==> flow/design.v <==
module Booth4(
    input   wire    [63:0]  A,
    input   wire    [2:0]   B_pp,
    output  reg     [64:0]  PP,
    output  wire    E,
    output  wire    S
);
    assign E = ((B_pp == 3'b000) || (A[63] == B_pp[2])) && (B_pp != 3'b111);
    assign S = B_pp[2];
    always @ (*) begin
        case (B_pp)
            3'b000: PP = 65'b0;
            3'b001: PP = {A[63], A};
            3'b010: PP = {A[63], A};
            3'b011: PP = {A, 1'b0};
            3'b100: PP = ~{A, 1'b0};
            3'b101: PP = ~{A[63], A};
            3'b110: PP = ~{A[63], A};
            3'b111: PP = ~65'b0;
        endcase
    end
endmodule
module booth_mul64(
    input   wire    clk,
    input   wire    nrst,
    input   wire    [63:0]  A,
    input   wire    [63:0]  B,
    output  reg     [127:0] P,
    input   wire    start,
    output  wire    ready
);
    localparam S_IDLE = 2'b00;
    localparam S_LOAD = 2'b01;
    localparam S_BUSY = 2'b10;
    localparam S_FINISH = 2'b11;
    reg [1:0] STATE;
    reg [1:0] next_state;
    reg [5:0] count;
    assign ready = (STATE == S_IDLE);
    reg [63:0] A_buf;
    reg [64:0] B_buf;
    reg [67:0] P_cur;
    reg [63:0] P_sft;
    reg [63:0] Ss;
    wire [64:0] PP;
    wire E, S;
    Booth4 enc(A_buf, B_buf[2:0], PP, E, S);
    always @ (*) begin
        next_state = STATE;
        if (STATE == S_IDLE && start == 1'b1)
            next_state = S_LOAD;
        if (STATE == S_LOAD)
            next_state = S_BUSY;
        if (STATE == S_BUSY && count == 6'd31)
            next_state = S_FINISH;
        if (STATE == S_FINISH)
            next_state = S_IDLE;
    end
    always @ (posedge clk or negedge nrst) begin
        if (~nrst) begin
            STATE <= S_IDLE;
        end
        else begin
            STATE <= next_state;
        end
    end
    always @ (posedge clk or negedge nrst) begin
        if (~nrst) begin
            count <= 6'd0;
        end
        else begin
            if (STATE == S_BUSY)
                count <= count + 1;
            else
                count <= 6'd0;
        end
    end
    always @ (posedge clk or negedge nrst) begin
        if (~nrst) begin
            A_buf <= 64'd0;
            B_buf <= 64'd0;
        end
        else begin
            if (next_state == S_LOAD) begin
                A_buf <= A;
                B_buf <= {B, 1'b0};
            end
            else if (STATE == S_BUSY) begin
                B_buf <= B_buf >> 2;
            end
        end
    end
    always @ (posedge clk or negedge nrst) begin
        if (~nrst) begin
            P_cur <= 68'd0;
            P_sft <= 64'd0;
        end
        else begin
            if (STATE == S_BUSY) begin
                if (count == 6'd0)
                    {P_cur, P_sft} <= {(P_cur + {E, ~E, ~E, PP}), P_sft} >> 2;
                else
                    {P_cur, P_sft} <= {(P_cur + {1'b1, E, PP}), P_sft} >> 2;
            end
            else begin
                P_cur <= 68'd0;
                P_sft <= 64'd0;
            end
        end
    end
    always @ (posedge clk or negedge nrst) begin
        if (~nrst) begin
            Ss <= 64'b0;
        end
        else begin
            if (STATE == S_BUSY) begin
                Ss <= {1'b0, S, Ss[63:2]};
            end
            else begin
                Ss <= 64'd0;
            end
        end
    end
    always @ (posedge clk or negedge nrst) begin
        if (~nrst) begin
            P <= 128'd0;
        end
        else begin
            if (STATE == S_FINISH) begin
                P <= {P_cur[63:0], P_sft} + Ss;
            end
            else if (next_state == S_LOAD) begin
                P <= 128'd0;
            end
        end
    end
endmodule
Ticket comment

# From RTL to reports: booth_mul64

Each step is given for the RTL above and for the edited RTL.
Lines under "before" count in the file above, lines under "after" in the edited file.
"change" is "after" less "before", of the values as shown; "relative change" is that difference over "before", in percent.
Operators carry their Yosys type and port widths (W data, S select, Z words).
Library cell names are shortened.
A cell with - has no value.

Top: booth_mul64
Clock: clk
Library: sky130hd
Timing corner: tt_025C_1v80

# Edit of the RTL

Unified diff, file above to edited file.
A script made this edit. It changes what the design does and was not meant as an optimisation.

```diff
@@ -45,5 +45,12 @@
     wire [64:0] PP;
     wire E, S;
-    Booth4 enc(A_buf, B_buf[2:0], PP, E, S);
+    wire [64:0] PP_0, PP_1;
+    wire E_0, E_1;
+    wire S_0, S_1;
+    Booth4 enc(A_buf, B_buf[2:0], PP_0, E_0, S_0);
+    Booth4 enc_x (A_buf, ~(B_buf[2:0]), PP_1, E_1, S_1);
+    assign PP = PP_0 ^ PP_1;
+    assign E = E_0 ^ E_1;
+    assign S = S_0 ^ S_1;
     always @ (*) begin
         next_state = STATE;
```

# Elaborated design

Yosys after proc, flatten, opt, wreduce and memory -nomap, before mapping. Memory bits, and registers merged into a memory's read port (data or address), are not among the register bits. Print and check cells are not counted. Equal cells are merged and count once.

Bit counts:

| item                            | before | after | change | relative change (%) |
| register bits after elaboration | 458    | 458   | 0      | 0.00 |
| input bits                      | 131    | 131   | 0      | 0.00 |
| output and inout bits           | 129    | 129   | 0      | 0.00 |
| elaborated cells                | 55     | 74    | +19    | +34.55 |

Operators by class:

| item                             | before | after | change | relative change (%) |
| $add $sub $neg                   | 4      | 4     | 0      | 0.00 |
| equal/unequal tests              | 14     | 23    | +9     | +64.29 |
| multiplexer cells                | 15     | 16    | +1     | +6.67 |
| bitwise logic cells              | 3      | 7     | +4     | +133.33 |
| reductions and logical operators | 11     | 16    | +5     | +45.45 |

Operators with widths:

| cell                  | before | after | change | relative change (%) |
| $eq A3 B3 Y1 const B  | 4      | 8     | +4     | +100.00 |
| $eq A3 B2 Y1 const B  | 2      | 4     | +2     | +100.00 |
| $reduce_or A2 Y1      | 2      | 4     | +2     | +100.00 |
| $xor A1 B1 Y1         | 0      | 2     | +2     | - |
| $logic_and A1 B1 Y1   | 3      | 4     | +1     | +33.33 |
| $eq A1 B1 Y1          | 1      | 2     | +1     | +100.00 |
| $eq A3 B1 Y1 const B  | 1      | 2     | +1     | +100.00 |
| $logic_not A3 Y1      | 1      | 2     | +1     | +100.00 |
| $logic_or A1 B1 Y1    | 1      | 2     | +1     | +100.00 |
| $ne A3 B3 Y1 const B  | 1      | 2     | +1     | +100.00 |
| $pmux W65 S6          | 1      | 2     | +1     | +100.00 |
| $not A3 Y3            | 0      | 1     | +1     | - |
| $xor A65 B65 Y65      | 0      | 1     | +1     | - |
| $mux W2               | 4      | 4     | 0      | 0.00 |
| $eq A2 B1 Y1 const B  | 2      | 2     | 0      | 0.00 |
| $eq A2 B2 Y1 const B  | 2      | 2     | 0      | 0.00 |
| $mux W128             | 2      | 2     | 0      | 0.00 |
| $mux W64              | 2      | 2     | 0      | 0.00 |
| $mux W65              | 2      | 2     | 0      | 0.00 |
| $mux W66              | 2      | 2     | 0      | 0.00 |
| $not A65 Y65          | 2      | 2     | 0      | 0.00 |
| $reduce_bool A2 Y1    | 2      | 2     | 0      | 0.00 |
| $add A128 B63 Y128    | 1      | 1     | 0      | 0.00 |
| $add A6 B1 Y6 const B | 1      | 1     | 0      | 0.00 |
| $add A66 B67 Y68      | 1      | 1     | 0      | 0.00 |
| $add A66 B68 Y68      | 1      | 1     | 0      | 0.00 |
| $eq A6 B5 Y1 const B  | 1      | 1     | 0      | 0.00 |
| $logic_not A2 Y1      | 1      | 1     | 0      | 0.00 |

Not every row of either side is listed.

# Depth

Longest topological path by Yosys (ltp), each cell counted once; first at word level (registers and memories cut), then after technology mapping (sequential cells cut; the memories' decode and read muxes count).

Logic depth:

| item                          | before | after | change | relative change (%) |
| depth after elaboration       | 9      | 9     | 0      | 0.00 |
| ABC_AREA                      | 0      | 0     | -      | - |
| depth in mapped cells         | 20     | 13    | -7     | -35.00 |
| gate-level depth less buffers | 17     | 13    | -4     | -23.53 |

# After synthesis

Yosys stat after the flow's synthesis: flattened, memories mapped to cells. It holds for the ABC_AREA given above (unset counts as 0); a run with the other value may have another netlist.

Cell types:

| cell type | before | after | change | relative change (%) |
| nand2_1   | 534    | 212   | -322   | -60.30 |
| dfrtp_1   | 428    | 299   | -129   | -30.14 |
| o21ai_0   | 229    | 100   | -129   | -56.33 |
| nor2_1    | 266    | 140   | -126   | -47.37 |
| clkbuf_1  | 159    | 86    | -73    | -45.91 |
| a22o_1    | 15     | 84    | +69    | +460.00 |
| o22ai_1   | 70     | 3     | -67    | -95.71 |
| a221oi_1  | 67     | 2     | -65    | -97.01 |
| a21oi_1   | 165    | 106   | -59    | -35.76 |
| mux2i_1   | 66     | 15    | -51    | -77.27 |
| xor2_1    | 82     | 58    | -24    | -29.27 |
| nand4_1   | 33     | 53    | +20    | +60.61 |
| xnor2_1   | 107    | 122   | +15    | +14.02 |
| and2_1    | 116    | 103   | -13    | -11.21 |
| nor4_1    | 6      | 18    | +12    | +200.00 |
| o211ai_1  | 6      | 18    | +12    | +200.00 |
| a21o_1    | 56     | 47    | -9     | -16.07 |
| buf_1     | 13     | 4     | -9     | -69.23 |

Not every row of either side is listed.

Mapped netlist:

| item                              | before  | after   | change  | relative change (%) |
| cells in the netlist              | 2898    | 1985    | -913    | -31.50 |
| mapped area (um2)                 | 25054.0 | 18367.6 | -6686.4 | -26.69 |
| sequential part of the area (um2) | 10736.5 | 7508.5  | -3228.0 | -30.07 |
| flip-flop cells                   | 429     | 300     | -129    | -30.07 |
| buffer cells                      | 179     | 103     | -76     | -42.46 |

By module: a second synthesis without flattening, with its own total; a netlist apart from the flattened one above.

Unflattened totals:

| item                                    | before  | after   | change  | relative change (%) |
| cell total of the unflattened synthesis | 2871    | 3369    | +498    | +17.35 |
| area (unflattened synthesis) (um2)      | 25456.9 | 29132.9 | +3676.0 | +14.44 |

Rows give one instance, submodules left out.

By module, before:

| module      | times used | cells | area (um2) | seq. area (um2) |
| booth_mul64 | 1          | 2552  | 23188.5    | 10736.5 |
| Booth4      | 1          | 319   | 2268.4     | 0.0 |

By module, after:

| module      | times used | cells | area (um2) | seq. area (um2) |
| booth_mul64 | 1          | 2731  | 24596.1    | 10736.5 |
| Booth4      | 2          | 319   | 2268.4     | 0.0 |

# Timing after synthesis

OpenSTA on the mapped netlist: ideal clock, no wires. The path of least setup slack (recovery checks aside). Input and output delay are each 20% of the period. Register names are those of the netlist, which keeps one name where synthesis merged equal registers.

Timing path after synthesis:

| item                              | before             | after              | change | relative change (%) |
| kind                              | reg-to-reg         | reg-to-reg         | -      | - |
| start                             | register B_buf[1]  | register P_cur[0]  | -      | - |
| end                               | register P_cur[63] | register P_cur[62] | -      | - |
| clock period (ns)                 | 6.0                | 6.0                | 0.0    | 0.00 |
| setup time (ns)                   | 0.128              | 0.128              | 0.000  | - |
| launch time at the first pin (ns) | 0.000              | 0.000              | 0.000  | - |
| data arrival time (ns)            | 4.128              | 2.811              | -1.317 | -31.90 |
| data required time (ns)           | 5.872              | 5.872              | 0.000  | 0.00 |
| slack (ns)                        | 1.745              | 3.061              | +1.316 | - |
| delay of the path (ns)            | 4.256              | 2.939              | -1.317 | -30.94 |
| stages on the path                | 19                 | 14                 | -5     | -26.32 |
| buffers on the path               | 2                  | 0                  | -2     | -100.00 |
| synthesis period reached (ns)     | 4.255              | 2.939              | -1.316 | -30.93 |

"delay of the path" = arrival - input delay + setup time.
"stages on the path": output pins that drive a net of the path, with the launching flip-flop's if there is one; two outputs of one cell count as two.
"synthesis period reached" = period - worst setup slack (recovery checks aside). The figure is calculated, with input and output delays left at 20% of the set period.
The rows between start and end are the longest chain of elaborated cells between them; the timing report does not say that the signal goes this way. Where chains are equally long, one stands for them.
Each line given opens the expression or statement behind the cell; cells for indexed reads and writes are added by Yosys, which also makes memories of some case tables.
At most two assigning lines are given for a register; there are more.

Between the ends, after synthesis, before:
Path through: dfrtp_1 -> clkbuf_1 -> clkbuf_1 -> o22ai_1 -> nor2_1 -> nor2_1 -> a221oi_1 -> ha_1 -> a21oi_1 -> a2111oi_4 -> o21ai_2 -> o21ai_2 -> a21oi_2 -> o41a_1 -> o21a_1 -> o211ai_2 -> a31oi_1 -> o221ai_2 -> mux2_1
Length of the longest elaborated chain: 7
Elaborated cells on any way between the ends: 19
Those cells by class: add/sub: 2; eq/ne: 8; mux: 3; logic: 1; reduce/logical: 5

Ends and longest elaborated chain, after synthesis, before:

| item                | RTL line | RTL |
| start: declaration  | 41       | `reg [64:0] B_buf;` |
| start: assignment   | 86       | `B_buf <= {B, 1'b0};` |
| start: assignment   | 89       | `B_buf <= B_buf >> 2;` |
| $logic_not A3 Y1    | 8        | `assign E = ((B_pp == 3'b000) \|\| (A[63] == B_pp[2])) && (B_pp != 3'b111);` |
| $logic_or A1 B1 Y1  | 8        |  |
| $logic_and A1 B1 Y1 | 8        |  |
| $not A1 Y1          | 101      | `{P_cur, P_sft} <= {(P_cur + {E, ~E, ~E, PP}), P_sft} >> 2;` |
| $add A66 B68 Y68    | 101      |  |
| $mux W66            | 100      | `if (count == 6'd0)` |
| $mux W66            | 99       | `if (STATE == S_BUSY) begin` |
| end: assignment     | 95       | `P_cur <= 68'd0;` |
| end: assignment     | 106      | `P_cur <= 68'd0;` |

Between the ends, after synthesis, after:
Path through: dfrtp_1 -> ha_1 -> inv_1 -> fa_1 -> nand2b_1 -> a21oi_1 -> o22ai_1 -> o21ai_0 -> a21oi_1 -> a21oi_1 -> a31oi_1 -> o31ai_1 -> a41oi_1 -> mux2i_1
Length of the longest elaborated chain: 3
Elaborated cells on any way between the ends: 4
Source lines of those cells: 4
Those cells by class: add/sub: 2; mux: 2

Ends and longest elaborated chain, after synthesis, after:

| item              | RTL line | RTL |
| start: assignment | 102      | `P_cur <= 68'd0;` |
| start: assignment | 113      | `P_cur <= 68'd0;` |
| $add A66 B67 Y68  | 110      | `{P_cur, P_sft} <= {(P_cur + {1'b1, E, PP}), P_sft} >> 2;` |
| $mux W66          | 107      | `if (count == 6'd0)` |
| $mux W66          | 106      | `if (STATE == S_BUSY) begin` |
| end: assignment   | 102      |  |
| end: assignment   | 113      |  |

# Path in the finished layout

Path of least setup slack in the final report of each run of pair 1 (OpenROAD, finished layout, wires in). Where an end is a register, its clock arrival counts in the times.

Timing path after layout:

| item                              | before             | after              | change | relative change (%) |
| kind                              | reg-to-reg         | reg-to-reg         | -      | - |
| start                             | register B_buf[1]  | register P_cur[0]  | -      | - |
| end                               | register P_cur[63] | register P_cur[62] | -      | - |
| clock period (ns)                 | 5.13               | 5.13               | 0.00   | 0.00 |
| setup time (ns)                   | 0.11               | 0.12               | +0.01  | - |
| launch time at the first pin (ns) | 0.61               | 0.55               | -0.06  | -9.84 |
| data arrival time (ns)            | 5.27               | 4.48               | -0.79  | -14.99 |
| data required time (ns)           | 5.62               | 5.56               | -0.06  | -1.07 |
| slack (ns)                        | 0.34               | 1.07               | +0.73  | - |
| stages on the path                | 17                 | 14                 | -3     | -17.65 |
| buffers on the path               | 1                  | 0                  | -1     | -100.00 |

The rows between start and end are the longest chain of elaborated cells between them; the timing report does not say that the signal goes this way. Where chains are equally long, one stands for them.
At most two assigning lines are given for a register; there are more.

Between the ends, after layout, before:
Path through: dfrtp_4 -> xor2_1 -> and2_2 -> buf_4 -> a221oi_1 -> ha_1 -> nand2_1 -> a2111oi_4 -> o21ai_2 -> o21ai_2 -> a21oi_2 -> o41a_1 -> o21a_1 -> o211ai_2 -> a31oi_1 -> o221ai_2 -> mux2_1
Length of the longest elaborated chain: 7
Elaborated cells on any way between the ends: 19
Those cells by class: add/sub: 2; eq/ne: 8; mux: 3; logic: 1; reduce/logical: 5

Ends and longest elaborated chain, after layout, before:

| item                | RTL line | RTL |
| start: declaration  | 41       | `reg [64:0] B_buf;` |
| start: assignment   | 86       | `B_buf <= {B, 1'b0};` |
| start: assignment   | 89       | `B_buf <= B_buf >> 2;` |
| $logic_not A3 Y1    | 8        | `assign E = ((B_pp == 3'b000) \|\| (A[63] == B_pp[2])) && (B_pp != 3'b111);` |
| $logic_or A1 B1 Y1  | 8        |  |
| $logic_and A1 B1 Y1 | 8        |  |
| $not A1 Y1          | 101      | `{P_cur, P_sft} <= {(P_cur + {E, ~E, ~E, PP}), P_sft} >> 2;` |
| $add A66 B68 Y68    | 101      |  |
| $mux W66            | 100      | `if (count == 6'd0)` |
| $mux W66            | 99       | `if (STATE == S_BUSY) begin` |
| end: assignment     | 95       | `P_cur <= 68'd0;` |
| end: assignment     | 106      | `P_cur <= 68'd0;` |

Between the ends, after layout, after:
Path through: dfrtp_1 -> ha_1 -> inv_1 -> fa_1 -> nand2b_1 -> a21oi_1 -> o22ai_1 -> o21ai_0 -> a21oi_1 -> a21oi_1 -> a31oi_1 -> o31ai_1 -> a41oi_1 -> mux2i_1
Length of the longest elaborated chain: 3
Elaborated cells on any way between the ends: 4
Source lines of those cells: 4
Those cells by class: add/sub: 2; mux: 2

Ends and longest elaborated chain, after layout, after:

| item              | RTL line | RTL |
| start: assignment | 102      | `P_cur <= 68'd0;` |
| start: assignment | 113      | `P_cur <= 68'd0;` |
| $add A66 B67 Y68  | 110      | `{P_cur, P_sft} <= {(P_cur + {1'b1, E, PP}), P_sft} >> 2;` |
| $mux W66          | 107      | `if (count == 6'd0)` |
| $mux W66          | 106      | `if (STATE == S_BUSY) begin` |
| end: assignment   | 102      |  |
| end: assignment   | 113      |  |

# Measured runs

Runs of the flow (Yosys, OpenROAD) on both versions; the two runs of a pair have the same settings. The constraints put input and output delay at 20% of the set period each and load the outputs with 0.01 pF.

Flow settings, pair 1:
CORE_UTILIZATION: 40
period_ns: 5.13
CAP_MARGIN: 20
CORE_MARGIN: 2
SLEW_MARGIN: 20

Results, pair 1:

| item                                    | before  | after   | change   | relative change (%) |
| chip area after synthesis (Yosys) (um2) | 25054.0 | 18367.6 | -6686.4  | -26.69 |
| overall die area (um2)                  | 64653.2 | 47648.3 | -17004.9 | -26.30 |
| std-cell area (final layout) (um2)      | 30235.2 | 21574.4 | -8660.8  | -28.64 |
| utilization of the finished layout (%)  | 48.9    | 47.5    | -1.4     | - |
| setup slack of the worst path (ns)      | 0.343   | 1.072   | +0.729   | - |
| total negative slack (ns)               | 0.000   | 0.000   | 0.000    | - |

Flow settings, pair 2:
ABC_AREA: 0
CELL_PAD_IN_SITES_GLOBAL_PLACEMENT: 3
CORE_MARGIN: 6
CORE_UTILIZATION: 16
CTS_CLUSTER_DIAMETER: 385
GPL_TIMING_DRIVEN: 0
MAX_ROUTING_LAYER: met5
MIN_ROUTING_LAYER: met2
PLACE_DENSITY_LB_ADDON: 0.16
SLEW_MARGIN: 5
period_ns: 8.11
CAP_MARGIN: 20

Results, pair 2:

| item                                    | before   | after    | change   | relative change (%) |
| chip area after synthesis (Yosys) (um2) | 25054.0  | 18367.6  | -6686.4  | -26.69 |
| overall die area (um2)                  | 166227.0 | 123071.0 | -43156.0 | -25.96 |
| std-cell area (final layout) (um2)      | 32743.9  | 23446.2  | -9297.7  | -28.40 |
| utilization of the finished layout (%)  | 21.2     | 20.7     | -0.5     | - |
| setup slack of the worst path (ns)      | 1.880    | 3.450    | +1.570   | - |
| total negative slack (ns)               | 0.000    | 0.000    | 0.000    | - |
